==> flow/design.v <==
module ALU(input [31:0] a,b,input [3:0] EXE_CMD,input c,v, output reg [31:0] result, output [3:0] SR);
  reg C,V;
  wire N,Z;
  always@(*)begin
    result=32'b0;
    C=c;
    V=v;
    if(EXE_CMD==4'b0001)
      result=b;
    else if(EXE_CMD==4'b1001)
      result=~b;
    else if(EXE_CMD==4'b0010) begin
      {C,result}=a+b;
      V=(a[31]==b[31])&(a[31]!=result[31]);
    end
    else if(EXE_CMD==4'b0011) begin
      {C,result}=a+b+{31'b0,c};
      V=(a[31]==b[31])&(a[31]!=result[31]);
    end
    else if(EXE_CMD==4'b0100) begin
      {C,result}=a-b;
      V=(a[31]!=b[31])&(a[31]!=result[31]);
    end
    else if(EXE_CMD==4'b0101) begin
      {C,result}=a-b-{31'b0,~c};
      V=(a[31]!=b[31])&(a[31]!=result[31]);
    end
    else if(EXE_CMD==4'b0110)
      result=a&b;
    else if(EXE_CMD==4'b0111)
      result=a|b;
    else if(EXE_CMD==4'b1000)
      result=a^b;
  end
  assign N=result[31];
  assign Z=(result==32'b0);
  assign SR={N,Z,C,V};
endmodule
module ARM(input clk,rst,
           output [31:0] imem_addr,
           input [31:0] imem_rdata,
           output [31:0] dmem_addr,dmem_wdata,
           output dmem_we,
           input [31:0] dmem_rdata);
  wire [3:0] Dest_wb,SR,new_status,src1,src2;
  wire [3:0] ID_Stage_EXE_CMD,ID_Stage_Dest;
  wire [3:0] EXE_Stage_EXE_CMD,EXE_Stage_Dest;
  wire [3:0] MEM_Stage_EXE_CMD,MEM_Stage_Dest;
  wire [11:0] Shift_operand_IN,Shift_operand;
  wire [23:0] Signed_imm_24_IN,Signed_imm_24;
  wire [31:0] ID_Stage_pc,EXE_Stage_pc;
  wire [31:0] IF_Stage_instruction,ID_Stage_instruction_In;
  wire [31:0] Val_Rn_IN,Val_Rm_IN,Val_Rn,Val_Rm,MEM_Stage_Val_Rm;
  wire [31:0] EXE_Stage_ALU_result,MEM_Stage_ALU_result,WB_Stage_ALU_result;
  wire [31:0] BranchAddr;
  wire [31:0] Result_WB;
  wire [31:0] MEM_result,WB_Stage_MEM_result;
  wire [31:0] IF_Stage_pc;
  wire [3:0] SR_cond;
  wire Hazard_Detected,Branch_taken,writeBackEn;
  wire ID_Stage_WB_EN,ID_Stage_MEM_R_EN,ID_Stage_MEM_W_EN,ID_Stage_B,ID_Stage_S;
  wire imm_IN,imm,Two_Src,Rn_is_valid;
  wire EXE_Stage_WB_EN,EXE_Stage_MEM_R_EN,EXE_Stage_MEM_W_EN,EXE_Stage_S;
  wire MEM_Stage_WB_EN,MEM_Stage_MEM_R_EN,MEM_Stage_MEM_W_EN;
  wire WB_Stage_MEM_R_EN;
  assign SR_cond=EXE_Stage_S ? new_status : SR;
  IF_Stage if_stage(.clk(clk),
        .rst(rst),
        .freeze(Hazard_Detected),
        .Branch_taken(Branch_taken),
        .BranchAddr(BranchAddr),
        .imem_rdata(imem_rdata),
        .imem_addr(imem_addr),
        .PC(IF_Stage_pc),
        .Instruction(IF_Stage_instruction));
  IF_Stage_Reg if_stage_reg(.clk(clk),
        .rst(rst),
        .freeze(Hazard_Detected),
        .flush(Branch_taken),
        .PC_in(IF_Stage_pc),
        .Instruction_in(IF_Stage_instruction),
        .PC(ID_Stage_pc),
        .Instruction(ID_Stage_instruction_In));
  ID_Stage id_stage(.clk(clk),
        .rst(rst),
        .Instruction(ID_Stage_instruction_In),
        .Result_WB(Result_WB),
        .writeBackEn(writeBackEn),
        .Dest_wb(Dest_wb),
        .hazard(Hazard_Detected),
        .SR(SR_cond),
        .WB_EN(ID_Stage_WB_EN),
        .MEM_R_EN(ID_Stage_MEM_R_EN),
        .MEM_W_EN(ID_Stage_MEM_W_EN),
        .B(ID_Stage_B),
        .S(ID_Stage_S),
        .EXE_CMD(ID_Stage_EXE_CMD),
        .Val_Rn(Val_Rn_IN),
        .Val_Rm(Val_Rm_IN),
        .imm(imm_IN),
        .Shift_operand(Shift_operand_IN),
        .Signed_imm_24(Signed_imm_24_IN),
        .Dest(ID_Stage_Dest),
        .src1(src1),
        .src2(src2),
        .Two_src(Two_Src),
        .Rn_is_valid(Rn_is_valid));
  ID_Stage_Reg id_stage_reg(.clk(clk),
        .rst(rst),
        .flush(Branch_taken),
        .WB_EN_IN(ID_Stage_WB_EN),
        .MEM_R_EN_IN(ID_Stage_MEM_R_EN),
        .MEM_W_EN_IN(ID_Stage_MEM_W_EN),
        .B_IN(ID_Stage_B),
        .S_IN(ID_Stage_S),
        .EXE_CMD_IN(ID_Stage_EXE_CMD),
        .PC_IN(ID_Stage_pc),
        .Val_Rn_IN(Val_Rn_IN),
        .Val_Rm_IN(Val_Rm_IN),
        .imm_IN(imm_IN),
        .Shift_operand_IN(Shift_operand_IN),
        .Signed_imm_24_IN(Signed_imm_24_IN),
        .Dest_IN(ID_Stage_Dest),
        .WB_EN(EXE_Stage_WB_EN),
        .MEM_R_EN(EXE_Stage_MEM_R_EN),
        .MEM_W_EN(EXE_Stage_MEM_W_EN),
        .B(Branch_taken),
        .S(EXE_Stage_S),
        .EXE_CMD(EXE_Stage_EXE_CMD),
        .PC(EXE_Stage_pc),
        .Val_Rn(Val_Rn),
        .Val_Rm(Val_Rm),
        .imm(imm),
        .Shift_operand(Shift_operand),
        .Signed_imm_24(Signed_imm_24),
        .Dest(EXE_Stage_Dest));
  EXE_Stage exe_stage(.clk(clk),
        .EXE_CMD(EXE_Stage_EXE_CMD),
        .MEM_R_EN(EXE_Stage_MEM_R_EN),
        .MEM_W_EN(EXE_Stage_MEM_W_EN),
        .PC(EXE_Stage_pc),
        .Val_Rn(Val_Rn),
        .Val_Rm(Val_Rm),
        .imm(imm),
        .Shift_operand(Shift_operand),
        .Signed_imm_24(Signed_imm_24),
        .SR(SR),
        .ALU_result(EXE_Stage_ALU_result),
        .Br_addr(BranchAddr),
        .status(new_status));
  EXE_Stage_Reg exe_stage_reg(.clk(clk),
        .rst(rst),
        .WB_en_in(EXE_Stage_WB_EN),
        .MEM_R_EN_in(EXE_Stage_MEM_R_EN),
        .MEM_W_EN_in(EXE_Stage_MEM_W_EN),
        .ALU_result_in(EXE_Stage_ALU_result),
        .ST_val_in(Val_Rm),
        .Dest_in(EXE_Stage_Dest),
        .WB_en(MEM_Stage_WB_EN),
        .MEM_R_EN(MEM_Stage_MEM_R_EN),
        .MEM_W_EN(MEM_Stage_MEM_W_EN),
        .ALU_result(MEM_Stage_ALU_result),
        .ST_val(MEM_Stage_Val_Rm),
        .Dest(MEM_Stage_Dest));
  assign dmem_addr=MEM_Stage_ALU_result;
  assign dmem_wdata=MEM_Stage_Val_Rm;
  assign dmem_we=MEM_Stage_MEM_W_EN;
  assign MEM_result=dmem_rdata;
  MEM_reg mem_reg(.clk(clk),
        .rst(rst),
        .WB_en_in(MEM_Stage_WB_EN),
        .MEM_R_en_in(MEM_Stage_MEM_R_EN),
        .ALU_result_in(MEM_Stage_ALU_result),
        .Mem_read_value_in(MEM_result),
        .Dest_in(MEM_Stage_Dest),
        .WB_en(writeBackEn),
        .MEM_R_en(WB_Stage_MEM_R_EN),
        .ALU_result(WB_Stage_ALU_result),
        .Mem_read_value(WB_Stage_MEM_result),
        .Dest(Dest_wb));
  WB_Stage wb_stage(.ALU_result(WB_Stage_ALU_result),
        .MEM_result(WB_Stage_MEM_result),
        .MEM_R_en(WB_Stage_MEM_R_EN),
        .out(Result_WB));
  HazardDetectionUnit hazard_detection_unit(.src1(src1),
        .src2(src2),
        .Two_Src(Two_Src),
        .Rn_is_valid(Rn_is_valid),
        .Exe_Dest(EXE_Stage_Dest),
        .Exe_WB_EN(EXE_Stage_WB_EN),
        .Mem_Dest(MEM_Stage_Dest),
        .Mem_WB_EN(MEM_Stage_WB_EN),
        .Hazard_Detected(Hazard_Detected));
  StatusRegister status_register(.clk(clk),
        .rst(rst),
        .change_status(EXE_Stage_S),
        .status_in(new_status),
        .status_out(SR));
endmodule
module Adder#(parameter n=32)(input [n-1:0] a,b, output [n-1:0] result);
  assign result = a+b;
endmodule
module ConditionCheck(input [3:0] condition,SR,
                      output reg condition_check_result);
  wire n,z,c,v;
  assign {n,z,c,v}=SR;
  always@(*)begin
    condition_check_result=1'b0;
    if(condition==4'd0)
      condition_check_result=z;
    else if(condition==4'd1)
      condition_check_result=!z;
    else if(condition==4'd2)
      condition_check_result=c;
    else if(condition==4'd3)
      condition_check_result=!c;
    else if(condition==4'd4)
      condition_check_result=n;
    else if(condition==4'd5)
      condition_check_result=!n;
    else if(condition==4'd6)
      condition_check_result=v;
    else if(condition==4'd7)
      condition_check_result=!v;
    else if(condition==4'd8)
      condition_check_result=c&!z;
    else if(condition==4'd9)
      condition_check_result=!c|z;
    else if(condition==4'd10)
      condition_check_result=(n==v);
    else if(condition==4'd11)
      condition_check_result=(n!=v);
    else if(condition==4'd12)
      condition_check_result=!z &(n==v);
    else if(condition==4'd13)
      condition_check_result=z|(n!=v);
    else if(condition==4'd14)
      condition_check_result=1'b1;
  end  
endmodule
module ControlUnit(input [1:0] mode,
                   input [3:0] opcode,
                   input s,
                   output reg [3:0] EXE_CMD,
                   output reg memory_read_en,memory_write_en,WB_Enable,B,S,Rn_is_valid);
  always@(*)begin
    EXE_CMD=4'b0000;
    memory_read_en=1'b0;
    memory_write_en=1'b0;
    WB_Enable=1'b0;
    B=1'b0;
    S=1'b0;
    Rn_is_valid=1'b0;
    if(mode==2'b00) begin
      if(opcode==4'b1101) begin  
        EXE_CMD=4'b0001;
        memory_read_en=1'b0;
        memory_write_en=1'b0;
        WB_Enable=1'b1;
        B=1'b0;
        S=s;
        Rn_is_valid=1'b0;
      end
      else if(opcode==4'b1111) begin
        EXE_CMD=4'b1001;
        memory_read_en=1'b0;
        memory_write_en=1'b0;
        WB_Enable=1'b1;
        B=1'b0;
        S=s;
        Rn_is_valid=1'b0;
      end
      else if(opcode==4'b0100) begin
        EXE_CMD=4'b0010;
        memory_read_en=1'b0;
        memory_write_en=1'b0;
        WB_Enable=1'b1;
        B=1'b0;
        S=s;
        Rn_is_valid=1'b1;
      end
      else if(opcode==4'b0101) begin
        EXE_CMD=4'b0011;
        memory_read_en=1'b0;
        memory_write_en=1'b0;
        WB_Enable=1'b1;
        B=1'b0;
        S=s;
        Rn_is_valid=1'b1;
      end
      else if(opcode==4'b0010) begin
        EXE_CMD=4'b0100;
        memory_read_en=1'b0;
        memory_write_en=1'b0;
        WB_Enable=1'b1;
        B=1'b0;
        S=s;
        Rn_is_valid=1'b1;
      end
      else if(opcode==4'b0110) begin
        EXE_CMD=4'b0101;
        memory_read_en=1'b0;
        memory_write_en=1'b0;
        WB_Enable=1'b1;
        B=1'b0;
        S=s;
        Rn_is_valid=1'b1;
      end
      else if(opcode==4'b0000) begin
        EXE_CMD=4'b0110;
        memory_read_en=1'b0;
        memory_write_en=1'b0;
        WB_Enable=1'b1;
        B=1'b0;
        S=s;
        Rn_is_valid=1'b1;
      end
      else if(opcode==4'b1100) begin
        EXE_CMD=4'b0111;
        memory_read_en=1'b0;
        memory_write_en=1'b0;
        WB_Enable=1'b1;
        B=1'b0;
        S=s;
        Rn_is_valid=1'b1;
      end
      else if(opcode==4'b0001) begin
        EXE_CMD=4'b1000;
        memory_read_en=1'b0;
        memory_write_en=1'b0;
        WB_Enable=1'b1;
        B=1'b0;
        S=s;
        Rn_is_valid=1'b1;
      end
      else if(opcode==4'b1010) begin
        EXE_CMD=4'b0100;
        memory_read_en=1'b0;
        memory_write_en=1'b0;
        WB_Enable=1'b0;
        B=1'b0;
        S=1'b1;
        Rn_is_valid=1'b1;
      end
      else if(opcode==4'b1000) begin
        EXE_CMD=4'b0110;
        memory_read_en=1'b0;
        memory_write_en=1'b0;
        WB_Enable=1'b0;
        B=1'b0;
        S=1'b1;
        Rn_is_valid=1'b1;
      end
    end
    else if(mode==2'b01 && opcode==4'b0100) begin
      if(s==1'b1) begin
        EXE_CMD=4'b0010;
        memory_read_en=1'b1;
        memory_write_en=1'b0;
        WB_Enable=1'b1;
        B=1'b0;
        S=1'b0;
        Rn_is_valid=1'b1;
      end
      else if(s==1'b0) begin
        EXE_CMD=4'b0010;
        memory_read_en=1'b0;
        memory_write_en=1'b1;
        WB_Enable=1'b0;
        B=1'b0;
        S=1'b0;
        Rn_is_valid=1'b1;
      end
    end
    else if(mode==2'b10) begin
      memory_read_en=1'b0;
      memory_write_en=1'b0;
      WB_Enable=1'b0;
      B=1'b1;
      S=1'b0;
      Rn_is_valid=1'b0;
    end
  end
endmodule
module EXE_Stage(input clk,
                input [3:0] EXE_CMD,
                input MEM_R_EN,MEM_W_EN,
                input [31:0] PC,Val_Rn,Val_Rm,
                input imm,
                input [11:0] Shift_operand,
                input [23:0] Signed_imm_24,
                input [3:0] SR,
                output [31:0] ALU_result,Br_addr,
                output [3:0] status);
  wire [31:0] alu_b;
  wire [31:0] branch_immediate;
  assign branch_immediate={{8{Signed_imm_24[23]}},Signed_imm_24}<<2;
  wire memory_type_instruction;
  or _or(memory_type_instruction,MEM_R_EN,MEM_W_EN);
  ALU alu(.a(Val_Rn),
        .b(alu_b),
        .EXE_CMD(EXE_CMD),
        .c(SR[1]),
        .v(SR[0]),
        .result(ALU_result),
        .SR(status));
  Shifter shifter(.Val_Rm(Val_Rm),
        .Shift_operand(Shift_operand),
        .imm(imm),
        .memory_type_instruction(memory_type_instruction),
        .alu_b(alu_b));
  Adder #(32) adder(.a(PC),
        .b(branch_immediate),
        .result(Br_addr));
endmodule
module EXE_Stage_Reg(
                input clk,rst,WB_en_in,MEM_R_EN_in,MEM_W_EN_in,
                input [31:0] ALU_result_in,ST_val_in,
                input [3:0] Dest_in,
                output reg WB_en,MEM_R_EN,MEM_W_EN,
                output reg [31:0] ALU_result,ST_val,
                output reg [3:0] Dest);
  always@(posedge clk,posedge rst)begin
    if(rst) begin
      WB_en<=1'b0;
      MEM_R_EN<=1'b0;
      MEM_W_EN<=1'b0;
      ALU_result<=32'd0;
      ST_val<=32'd0;
      Dest<=4'd0;
    end
    else begin
    WB_en<=WB_en_in;
    MEM_R_EN<=MEM_R_EN_in;
    MEM_W_EN<=MEM_W_EN_in;
    ALU_result<=ALU_result_in;
    ST_val<=ST_val_in;
    Dest<=Dest_in; 
    end
  end
endmodule
module HazardDetectionUnit(input [3:0] src1,src2,
                            input Two_Src,Rn_is_valid,
                            input [3:0] Exe_Dest,
                            input Exe_WB_EN,
                            input [3:0] Mem_Dest,
                            input Mem_WB_EN,
                            output Hazard_Detected);
  reg execution_stage_hazard,memory_stage_hazard;
  always@(*) begin
    execution_stage_hazard=1'b0;
    memory_stage_hazard=1'b0;
    if(Exe_WB_EN) begin
      if((src1==Exe_Dest && Rn_is_valid) || (src2==Exe_Dest && Two_Src))
        execution_stage_hazard=1'b1;
    end
    if(Mem_WB_EN) begin
      if((src1==Mem_Dest && Rn_is_valid) || (src2==Mem_Dest && Two_Src))
        memory_stage_hazard=1'b1;
    end
  end
  or _or(Hazard_Detected,execution_stage_hazard,memory_stage_hazard);
endmodule
module ID_Stage(input clk,rst,
                input [31:0] Instruction,Result_WB,
                input writeBackEn,
                input [3:0] Dest_wb,
                input hazard,
                input [3:0] SR,
                output WB_EN,MEM_R_EN,MEM_W_EN,B,S,
                output [3:0] EXE_CMD,
                output [31:0] Val_Rn,Val_Rm,
                output imm,
                output [11:0] Shift_operand,
                output [23:0] Signed_imm_24,
                output [3:0] Dest,src1,src2,
                output Two_src,Rn_is_valid);
    wire [3:0] pre_EXE_CMD;
    wire s,pre_MEM_R_EN,pre_MEM_W_EN,pre_WB_EN,pre_B,pre_S;
    wire condition_check_result,imm_not,control_signal_selector;
    assign Dest=Instruction[15:12];
    assign s=Instruction[20];
    assign imm=Instruction[25];
    assign Shift_operand=Instruction[11:0];
    assign Signed_imm_24=Instruction[23:0];
    assign src1=Instruction[19:16];
    RegisterFile register_file(.clk(clk),
          .rst(rst),
          .src1(src1),
          .src2(src2),
          .Dest_wb(Dest_wb),
          .Result_WB(Result_WB),
          .writeBackEn(writeBackEn),
          .reg1(Val_Rn),
          .reg2(Val_Rm));
    ControlUnit control_unit(.mode(Instruction[27:26]),
          .opcode(Instruction[24:21]),
          .s(s),
          .EXE_CMD(pre_EXE_CMD),
          .memory_read_en(pre_MEM_R_EN),
          .memory_write_en(pre_MEM_W_EN),
          .WB_Enable(pre_WB_EN),
          .B(pre_B),
          .S(pre_S),
          .Rn_is_valid(Rn_is_valid));
    ConditionCheck condition_check(.condition(Instruction[31:28]),
          .SR(SR),
          .condition_check_result(condition_check_result));
    not _not(imm_not,imm);
    or _or(Two_src,imm_not,pre_MEM_W_EN); 
    and _and(control_signal_selector,condition_check_result,!hazard);
    Mux#(4) _mux1(.a(Instruction[3:0]),
          .b(Dest),
          .selector(pre_MEM_W_EN),
          .result(src2));
    Mux#(9) _mux2(.a(9'b000000000),
          .b({pre_EXE_CMD,pre_MEM_R_EN,pre_MEM_W_EN,pre_WB_EN,pre_B,pre_S}),
          .selector(control_signal_selector),
          .result({EXE_CMD,MEM_R_EN,MEM_W_EN,WB_EN,B,S}));
endmodule
module ID_Stage_Reg(input clk,rst,flush,
                input WB_EN_IN,MEM_R_EN_IN,MEM_W_EN_IN,
                input B_IN,S_IN,
                input [3:0] EXE_CMD_IN,
                input [31:0] PC_IN,
                input [31:0] Val_Rn_IN,Val_Rm_IN,
                input imm_IN,
                input [11:0] Shift_operand_IN,
                input [23:0] Signed_imm_24_IN,
                input [3:0] Dest_IN,
                output reg WB_EN,MEM_R_EN,MEM_W_EN,B,S,
                output reg [3:0] EXE_CMD,
                output reg [31:0] PC,
                output reg [31:0] Val_Rn,Val_Rm,
                output reg imm,
                output reg [11:0] Shift_operand,
                output reg [23:0] Signed_imm_24,
                output reg [3:0] Dest);
  always@(posedge clk,posedge rst)begin
    if(rst)begin
      WB_EN<=1'b0;
      MEM_R_EN<=1'b0;
      MEM_W_EN<=1'b0;
      B<=1'b0;
      S<=1'b0;
      EXE_CMD<=4'd0;
      PC<=32'd0;
      Val_Rn<=32'd0;
      Val_Rm<=32'd0;
      imm<=1'b0;
      Shift_operand<=12'd0;
      Signed_imm_24<=24'd0;
      Dest<=4'd0;
    end
    else if(flush)begin
      WB_EN<=1'b0;
      MEM_R_EN<=1'b0;
      MEM_W_EN<=1'b0;
      B<=1'b0;
      S<=1'b0;
      EXE_CMD<=4'd0;
      PC<=32'd0;
      Val_Rn<=32'd0;
      Val_Rm<=32'd0;
      imm<=1'b0;
      Shift_operand<=12'd0;
      Signed_imm_24<=24'd0;
      Dest<=4'd0;
    end
    else begin
      WB_EN<=WB_EN_IN;
      MEM_R_EN<=MEM_R_EN_IN;
      MEM_W_EN<=MEM_W_EN_IN;
      B<=B_IN;
      S<=S_IN;
      EXE_CMD<=EXE_CMD_IN;
      PC<=PC_IN;
      Val_Rn<=Val_Rn_IN;
      Val_Rm<=Val_Rm_IN;
      imm<=imm_IN;
      Shift_operand<=Shift_operand_IN;
      Signed_imm_24<=Signed_imm_24_IN;
      Dest<=Dest_IN;
    end
  end
endmodule
module IF_Stage(input clk,rst,freeze,Branch_taken,
                input [31:0] BranchAddr,
                input [31:0] imem_rdata,
                output [31:0] imem_addr,
                output [31:0] PC,Instruction);
  wire [31:0] buffered_pc;
  assign imem_addr=buffered_pc;
  assign Instruction=imem_rdata;
  PC_Handler pc_handler(.clk(clk),
        .rst(rst),
        .freeze(freeze),
        .Branch_taken(Branch_taken),
        .BranchAddr(BranchAddr),
        .buffered_pc(buffered_pc));
  Adder #(32) adder(.a(buffered_pc),
        .b(32'd4),
        .result(PC));
endmodule
module IF_Stage_Reg(input clk,rst,freeze,flush,
                input [31:0] PC_in,Instruction_in,
                output reg [31:0] PC,Instruction);
  always@(posedge clk,posedge rst)begin
    if(rst) begin
      PC<=32'd0;
      Instruction<=32'd0;
    end
    else if(flush) begin
      PC<=32'd0;
      Instruction<=32'd0;
    end
    else begin
      if(freeze) begin
        PC<=PC;
        Instruction<=Instruction;
      end
      else begin
        PC<=PC_in;
        Instruction<=Instruction_in;
      end
    end
  end
endmodule
module MEM_reg(input clk,rst,WB_en_in,MEM_R_en_in,
               input [31:0] ALU_result_in, Mem_read_value_in,
               input [3:0] Dest_in,
               output reg WB_en,MEM_R_en,
               output reg [31:0] ALU_result,Mem_read_value,
               output reg [3:0] Dest);
  always@(posedge clk,posedge rst)begin
    if(rst) begin
      WB_en<=1'b0;
      MEM_R_en<=1'b0;
      Dest<=4'd0;
      ALU_result<=32'd0;
      Mem_read_value<=32'd0;
    end
    else begin
    WB_en<=WB_en_in;
    MEM_R_en<=MEM_R_en_in;
    Dest<=Dest_in;
    ALU_result<=ALU_result_in;
    Mem_read_value<=Mem_read_value_in;
    end
  end
endmodule
module Mux#(parameter n=9)(input [n-1:0] a,b,input selector,output [n-1:0]result);
  assign result = selector?b:a;
endmodule
module PC_Handler(input clk,rst,freeze,Branch_taken,
                  input [31:0] BranchAddr,
                  output [31:0] buffered_pc);
  reg [31:0] pc;
  always@(posedge clk,posedge rst)begin
    if(rst) begin
      pc<=32'b0;
    end
    else if(Branch_taken)
      pc<=BranchAddr;
    else begin
      if(freeze)
        pc<=pc;
      else
        pc<=pc+32'd4;
    end
  end
  assign buffered_pc=pc;
endmodule
module RegisterFile(input clk,rst,
                    input [3:0] src1,src2,Dest_wb,
                    input [31:0] Result_WB,
                    input writeBackEn,
                    output [31:0] reg1,reg2);
  reg [31:0] registers[0:14];
  integer i;
  always@(posedge clk,posedge rst)begin
    if(rst) begin
      for(i=0;i<15;i=i+1)
        registers[i]<=i;
    end
    else if(writeBackEn && Dest_wb!=4'd15)
      registers[Dest_wb]<=Result_WB;
  end
  assign reg1=(src1==4'd15) ? 32'd0 :
              (writeBackEn && Dest_wb==src1) ? Result_WB : registers[src1];
  assign reg2=(src2==4'd15) ? 32'd0 :
              (writeBackEn && Dest_wb==src2) ? Result_WB : registers[src2];
endmodule
module Shifter(input [31:0] Val_Rm,
               input [11:0] Shift_operand,
               input imm,memory_type_instruction,
               output reg [31:0] alu_b);
  reg [4:0] rotate_imm;
  reg [39:0] immed,first_pre_value;
  reg [63:0] second_pre_value;
  always@(*)begin
    alu_b=Val_Rm;
    rotate_imm=5'b0;
    first_pre_value=40'b0;
    second_pre_value=64'b0;
    if(memory_type_instruction)
      alu_b={{20{Shift_operand[11]}},Shift_operand};
    else if(imm) begin
      rotate_imm={Shift_operand[11:8],1'b0};
      first_pre_value = {Shift_operand[7:0],24'b000000000000000000000000,Shift_operand[7:0]}>>rotate_imm;
      alu_b=first_pre_value[31:0];
    end
    else if(Shift_operand[4]==0) begin
      if(Shift_operand[6:5]==2'b00)
        alu_b=Val_Rm<<Shift_operand[11:7];
      if(Shift_operand[6:5]==2'b01)
        alu_b=Val_Rm>>Shift_operand[11:7];
      if(Shift_operand[6:5]==2'b10)
        alu_b=$signed(Val_Rm)>>>Shift_operand[11:7];
      if(Shift_operand[6:5]==2'b11) begin
        second_pre_value={Val_Rm,Val_Rm}>>Shift_operand[11:7];
        alu_b=second_pre_value[31:0];
      end
    end
  end 
endmodule
module StatusRegister(input clk,rst,change_status,
                      input [3:0] status_in,
                      output reg [3:0] status_out);
  always@(posedge clk,posedge rst)begin
    if(rst)
	    status_out<=4'b0000;
    else if(change_status)
      status_out<=status_in;
  end
endmodule
module WB_Stage(input [31:0] ALU_result,MEM_result,
                input MEM_R_en,
                output [31:0] out);
  Mux #(32) _mux(.a(ALU_result),
        .b(MEM_result),
        .selector(MEM_R_en),
        .result(out));
endmodule
Tool chain data of ARM
The steps from the RTL of ARM to its reports follow in flow order.
Lines are those of the file above, counted from 1.
Operators carry their Yosys type and port widths (W data, S select, Z words).
Library cell names are shortened.
{ "design": {"top": "ARM", "clock": "clk", "library": "sky130hd", "corner": "tt_025C_1v80"} }

Word-level counts
Counts by Yosys on the flattened word-level netlist (proc, flatten, opt, wreduce). Print and check cells are left out. Cells with the same type and inputs are merged into one.
{ "bits": {"inputBits": 66, "register_bits": 867} }
{ "op_classes": {"n_mux": 130, "reduce_logical": 38, "n_logic": 18, "shift": 5, "n_eq": 98, "n_addsub": 6} }
{ "ops": {"columns": ["op", "count"], "rows": [
  ["$pmux W32 S15", 2],
  ["$mux W32", 29],
  ["$eq A4 B4 Y1 const B", 37],
  ["$eq A4 B3 Y1 const B", 23],
  ["$mux W1", 79],
  ["$shr A64 B5 Y32", 1],
  ["$mux W4", 14],
  ["$eq A4 B2 Y1 const B", 11],
  ["$shr A40 B5 Y32", 1],
  ["$add A32 B32 Y33", 1],
  ["$sub A32 B32 Y33", 1],
  ["$add A33 B1 Y33", 1],
  ["$sub A33 B1 Y33", 1],
  ["$add A32 B3 Y32 const B", 1],
  ["$add A32 B32 Y32", 1],
  ["$and A32 B32 Y32", 1],
  ["$or A32 B32 Y32", 1],
  ["$xor A32 B32 Y32", 1],
  ["$shl A32 B5 Y32", 1],
  ["$shr A32 B5 Y32", 1],
  ["$sshr A32 B5 Y32", 1],
  ["$not A32 Y32", 1],
  ["$logic_not A32 Y1", 1],
  ["$reduce_and A2 Y1", 15],
  ["$eq A4 B1 Y1 const B", 6],
  ["$eq A4 B4 Y1", 6],
  ["$mux W24", 1],
  ["$logic_not A4 Y1", 5]
]} }
Not listed: further kinds 17, cells in them 51.

Logic depth
Yosys ltp: most cells in a row. Word level: on the elaborated netlist, between registers, memories and ports. Mapped: between sequential cells and ports; inverters and the memories' decode and read muxes count.
{ "depth": {"depth_word": 39, "abc_area": 1, "mapped_depth": 62, "depth_no_buf": 59} }

Synthesis result
Yosys stat after the flow's synthesis: flattened, memories mapped to cells. It holds for the ABC_AREA given above (unset counts as 0); a run with the other value may have another netlist.
{ "types": {"columns": ["type", "count"], "rows": [
  ["dfrtp_1", 823],
  ["nand2_1", 1898],
  ["o21ai_0", 818],
  ["inv_1", 1003],
  ["nor2_1", 644],
  ["nand3_1", 411],
  ["ha_1", 130],
  ["mux2_2", 139],
  ["o22ai_1", 238],
  ["a21oi_1", 277],
  ["clkbuf_1", 312],
  ["dfstp_2", 28],
  ["o211ai_1", 93],
  ["a221oi_1", 76],
  ["nand4_1", 94],
  ["o2111ai_1", 45],
  ["xor2_1", 36],
  ["a2111oi_0", 35]
]} }
Not listed: further types 53, cells in them 587.
{ "mapped": {"synth_area_um2": 54959.0, "ffs": 851, "stdcells": 7687, "seq_area_um2": 21330.5, "buffers": 414} }

Worst setup path after synthesis
Source: OpenSTA report_checks on the synthesized netlist (no wires, ideal clock, input and output delay 20% of the period each), path of least setup slack; recovery checks are left aside. Register names are those of the netlist, which keeps one name where synthesis merged equal registers.
{ "synth_timing": {"path_type": "reg2reg", "from": "reg id_stage_reg.Shift_operand[7]", "to": "reg id_stage_reg.S", "delay_ns": 5.518, "t_arrival_ns": 5.395, "t_first_pin_ns": 0.000, "clock_period_ns": 12.0, "slack_ns": 6.482, "stages": 46, "synth_period_reached_ns": 5.518} }
"delay_ns" is the arrival time less input delay plus setup time.
"stages": output pins that drive a net of the path, with the launching flip-flop's if there is one; two outputs of one cell count as two.
"synth_period_reached_ns" is the clock period less the worst setup slack; recovery checks do not enter. This is arithmetic on one report: input and output delays are still those of the set period (20% each).
The rows between start and end are the longest chain of elaborated cells between them; the timing report does not say that the signal goes this way. Where chains are equally long, one stands for them.
Each line given opens the expression or statement behind the cell; cells for indexed reads and writes are added by Yosys, which also makes memories of some case tables.
A register here has more assigning lines than the two given.
{ "synth_via": {"cell_sequence": "dfrtp_1 buf_4 buf_2 nor2_1 nor2_1 nand2_1 o21ai_0 or2_2 nand3_1 nand2_1 o211ai_1 nand2_1 o21ai_1 nand3_1 nand2_1 inv_1 ha_1 fa_1 [10 not listed] nand2_1 nand3_1 nor3_1 nand4_1 nor2_1 nand3_2 nand2_2 inv_2 nand2_1 o21bai_1 inv_1 nand3_1 nand2_1 nand4_1 nand2_1 nand3_2 nand2_4 nor2_1", "elab_chain_len": 38} }
{ "synth_rtl": {"columns": ["item", "line", "source"], "rows": [
  ["start: declaration", 536, "output reg [11:0] Shift_operand,"],
  ["start: assignment", 551, "Shift_operand<=12'd0;"],
  ["start: assignment", 581, "Shift_operand<=Shift_operand_IN;"],
  ["$shl A32 B5 Y32", 715, "alu_b=Val_Rm<<Shift_operand[11:7];"],
  ["$mux W32", 714, "if(Shift_operand[6:5]==2'b00)"],
  ["$mux W32", 716, "if(Shift_operand[6:5]==2'b01)"],
  ["$mux W32", 718, "if(Shift_operand[6:5]==2'b10)"],
  ["$mux W32", 720, "if(Shift_operand[6:5]==2'b11) begin"],
  ["$mux W32", 713, "else if(Shift_operand[4]==0) begin"],
  ["$mux W32", 708, "else if(imm) begin"],
  ["[24 not listed]", null, null],
  ["$mux W1", 215, "else if(condition==4'd3)"],
  ["$mux W1", 213, "else if(condition==4'd2)"],
  ["$mux W1", 211, "else if(condition==4'd1)"],
  ["$mux W1", 209, "if(condition==4'd0)"],
  ["$and A1 B1 Y1", 511, "and _and(control_signal_selector,condition_check_result,!hazard);"],
  ["$mux W9", 653, "assign result = selector?b:a;"],
  ["$mux W1", 555, "else if(flush)begin"],
  ["end: assignment", 545, "S<=1'b0;"],
  ["end: assignment", 560, "S<=1'b0;"],
  ["end: declaration", 531, "output reg WB_EN,MEM_R_EN,MEM_W_EN,B,S,"]
]} }
Some nets on the timed path still bear RTL names; the line given drives or declares the net.
{ "synth_nets": {"columns": ["signal", "line", "source"], "rows": [
  ["id_stage.condition_check.z", 66, "assign SR_cond=EXE_Stage_S ? new_status : SR;"]
]} }

Path in the finished layout
From the final timing report of flow run 1: the path of least setup slack in the routed layout; clock arrival at registers is part of the times.
{ "layout_timing": {"path_type": "reg2reg", "from": "reg id_stage_reg.Shift_operand[9]", "to": "reg id_stage_reg.S", "t_arrival_ns": 11.19, "clock_period_ns": 14.9, "t_first_pin_ns": 0.74, "stages": 45, "slack_ns": 4.29} }
The rows between start and end are the longest chain of elaborated cells between them; the timing report does not say that the signal goes this way. Where chains are equally long, one stands for them.
A register here has more assigning lines than the two given.
{ "layout_via": {"cell_sequence": "dfrtp_1 buf_2 clkbuf_1 clkbuf_1 nand2_1 o311ai_0 nand3_1 nand3_1 a21oi_1 o21ai_0 nand2_1 inv_1 ha_1 buf_6 nor2_4 nand2_1 nand2_2 nand2_1 [9 not listed] a21oi_1 nand3_1 o21bai_1 nand3_1 nor2_1 nand3_2 nand2_2 inv_2 nand2_1 o21bai_1 inv_1 nand3_1 nand2_1 nand4_1 nand2_1 nand3_2 nand2_4 nor2_1", "elab_chain_len": 38} }
{ "layout_rtl": {"columns": ["item", "line", "source"], "rows": [
  ["start: declaration", 536, "output reg [11:0] Shift_operand,"],
  ["start: assignment", 551, "Shift_operand<=12'd0;"],
  ["start: assignment", 581, "Shift_operand<=Shift_operand_IN;"],
  ["$shl A32 B5 Y32", 715, "alu_b=Val_Rm<<Shift_operand[11:7];"],
  ["$mux W32", 714, "if(Shift_operand[6:5]==2'b00)"],
  ["$mux W32", 716, "if(Shift_operand[6:5]==2'b01)"],
  ["$mux W32", 718, "if(Shift_operand[6:5]==2'b10)"],
  ["$mux W32", 720, "if(Shift_operand[6:5]==2'b11) begin"],
  ["$mux W32", 713, "else if(Shift_operand[4]==0) begin"],
  ["$mux W32", 708, "else if(imm) begin"],
  ["[24 not listed]", null, null],
  ["$mux W1", 215, "else if(condition==4'd3)"],
  ["$mux W1", 213, "else if(condition==4'd2)"],
  ["$mux W1", 211, "else if(condition==4'd1)"],
  ["$mux W1", 209, "if(condition==4'd0)"],
  ["$and A1 B1 Y1", 511, "and _and(control_signal_selector,condition_check_result,!hazard);"],
  ["$mux W9", 653, "assign result = selector?b:a;"],
  ["$mux W1", 555, "else if(flush)begin"],
  ["end: assignment", 545, "S<=1'b0;"],
  ["end: assignment", 560, "S<=1'b0;"],
  ["end: declaration", 531, "output reg WB_EN,MEM_R_EN,MEM_W_EN,B,S,"]
]} }
Some nets on the timed path still bear RTL names; the line given drives or declares the net.
{ "layout_nets": {"columns": ["signal", "line", "source"], "rows": [
  ["id_stage.condition_check.z", 66, "assign SR_cond=EXE_Stage_S ? new_status : SR;"]
]} }

==> runs of ARM <==
3 stored runs of ARM in the flow (synthesis by Yosys, layout by OpenROAD, sky130hd cells), in arbitrary order. Constraints: input delay and output delay 20% of the set period each, output load 0.01 pF.
"achieved clock period (ns)" = clock period - worst setup slack. The figure is calculated, with input and output delays left at 20% of the set period.
"worst setup path time (ns)" means the part of the period allowed to the worst setup path (the constraints hold back 20% at inputs and 20% at outputs) less its slack; where the path has registers, the arrival times of their clocks count too.
"finish__power__total": no workload was simulated; the value follows from the tool's default switching activity.

settings of flow run 1
{
  "ABC_AREA": 1,
  "CAP_MARGIN": 15,
  "CELL_PAD_IN_SITES_DETAIL_PLACEMENT": 2,
  "CORE_MARGIN": 2,
  "CORE_UTILIZATION": 23,
  "CTS_CLUSTER_DIAMETER": 141,
  "CTS_CLUSTER_SIZE": 13,
  "GPL_ROUTABILITY_DRIVEN": 1,
  "GPL_TIMING_DRIVEN": 0,
  "HOLD_SLACK_MARGIN": 0.09,
  "MAX_ROUTING_LAYER": "met4",
  "PLACE_DENSITY_LB_ADDON": 0.15,
  "SLEW_MARGIN": 10,
  "TNS_END_PERCENT": 10,
  "period_ns": 14.9
}
report of flow run 1
yosys chip area after synthesis (um^2): 54959.0
finish__design__die__area: 242876.0
finish__design__instance__area__stdcell: 64151.5
finish__design__instance__utilization: 0.2697
finish__timing__setup__ws: 4.286
finish__timing__setup__tns: 0.000
finish__timing__hold__ws: 0.367
finish__power__total: 1.738e-02
achieved clock period (ns): 10.614
worst setup path time (ns): 10.61
worst setup path kind: reg2reg

settings of flow run 2
{
  "CAP_MARGIN": 15,
  "CELL_PAD_IN_SITES_DETAIL_PLACEMENT": 1,
  "CORE_MARGIN": 4,
  "CORE_UTILIZATION": 29,
  "CTS_CLUSTER_SIZE": 13,
  "GPL_ROUTABILITY_DRIVEN": 0,
  "MAX_ROUTING_LAYER": "met4",
  "PLACE_DENSITY_LB_ADDON": 0.08,
  "SETUP_SLACK_MARGIN": 2.11,
  "SLEW_MARGIN": 10,
  "TNS_END_PERCENT": 20,
  "period_ns": 9.68
}
report of flow run 2
yosys chip area after synthesis (um^2): 53911.7
finish__design__die__area: 192866.0
finish__design__instance__area__stdcell: 66812.8
finish__design__instance__utilization: 0.3630
finish__timing__setup__ws: 1.699
finish__timing__setup__tns: 0.000
finish__timing__hold__ws: 0.344
finish__power__total: 3.038e-02
achieved clock period (ns): 7.981
worst setup path time (ns): 7.98
worst setup path kind: reg2reg

settings of flow run 3
{
  "ABC_AREA": 1,
  "CAP_MARGIN": 15,
  "CELL_PAD_IN_SITES_DETAIL_PLACEMENT": 2,
  "CORE_MARGIN": 2,
  "CORE_UTILIZATION": 23,
  "CTS_CLUSTER_DIAMETER": 141,
  "CTS_CLUSTER_SIZE": 13,
  "GPL_ROUTABILITY_DRIVEN": 0,
  "GPL_TIMING_DRIVEN": 0,
  "HOLD_SLACK_MARGIN": 0.09,
  "MAX_ROUTING_LAYER": "met4",
  "SLEW_MARGIN": 10,
  "TNS_END_PERCENT": 10,
  "period_ns": 8.54
}
report of flow run 3: did not finish, route, GRT-0116
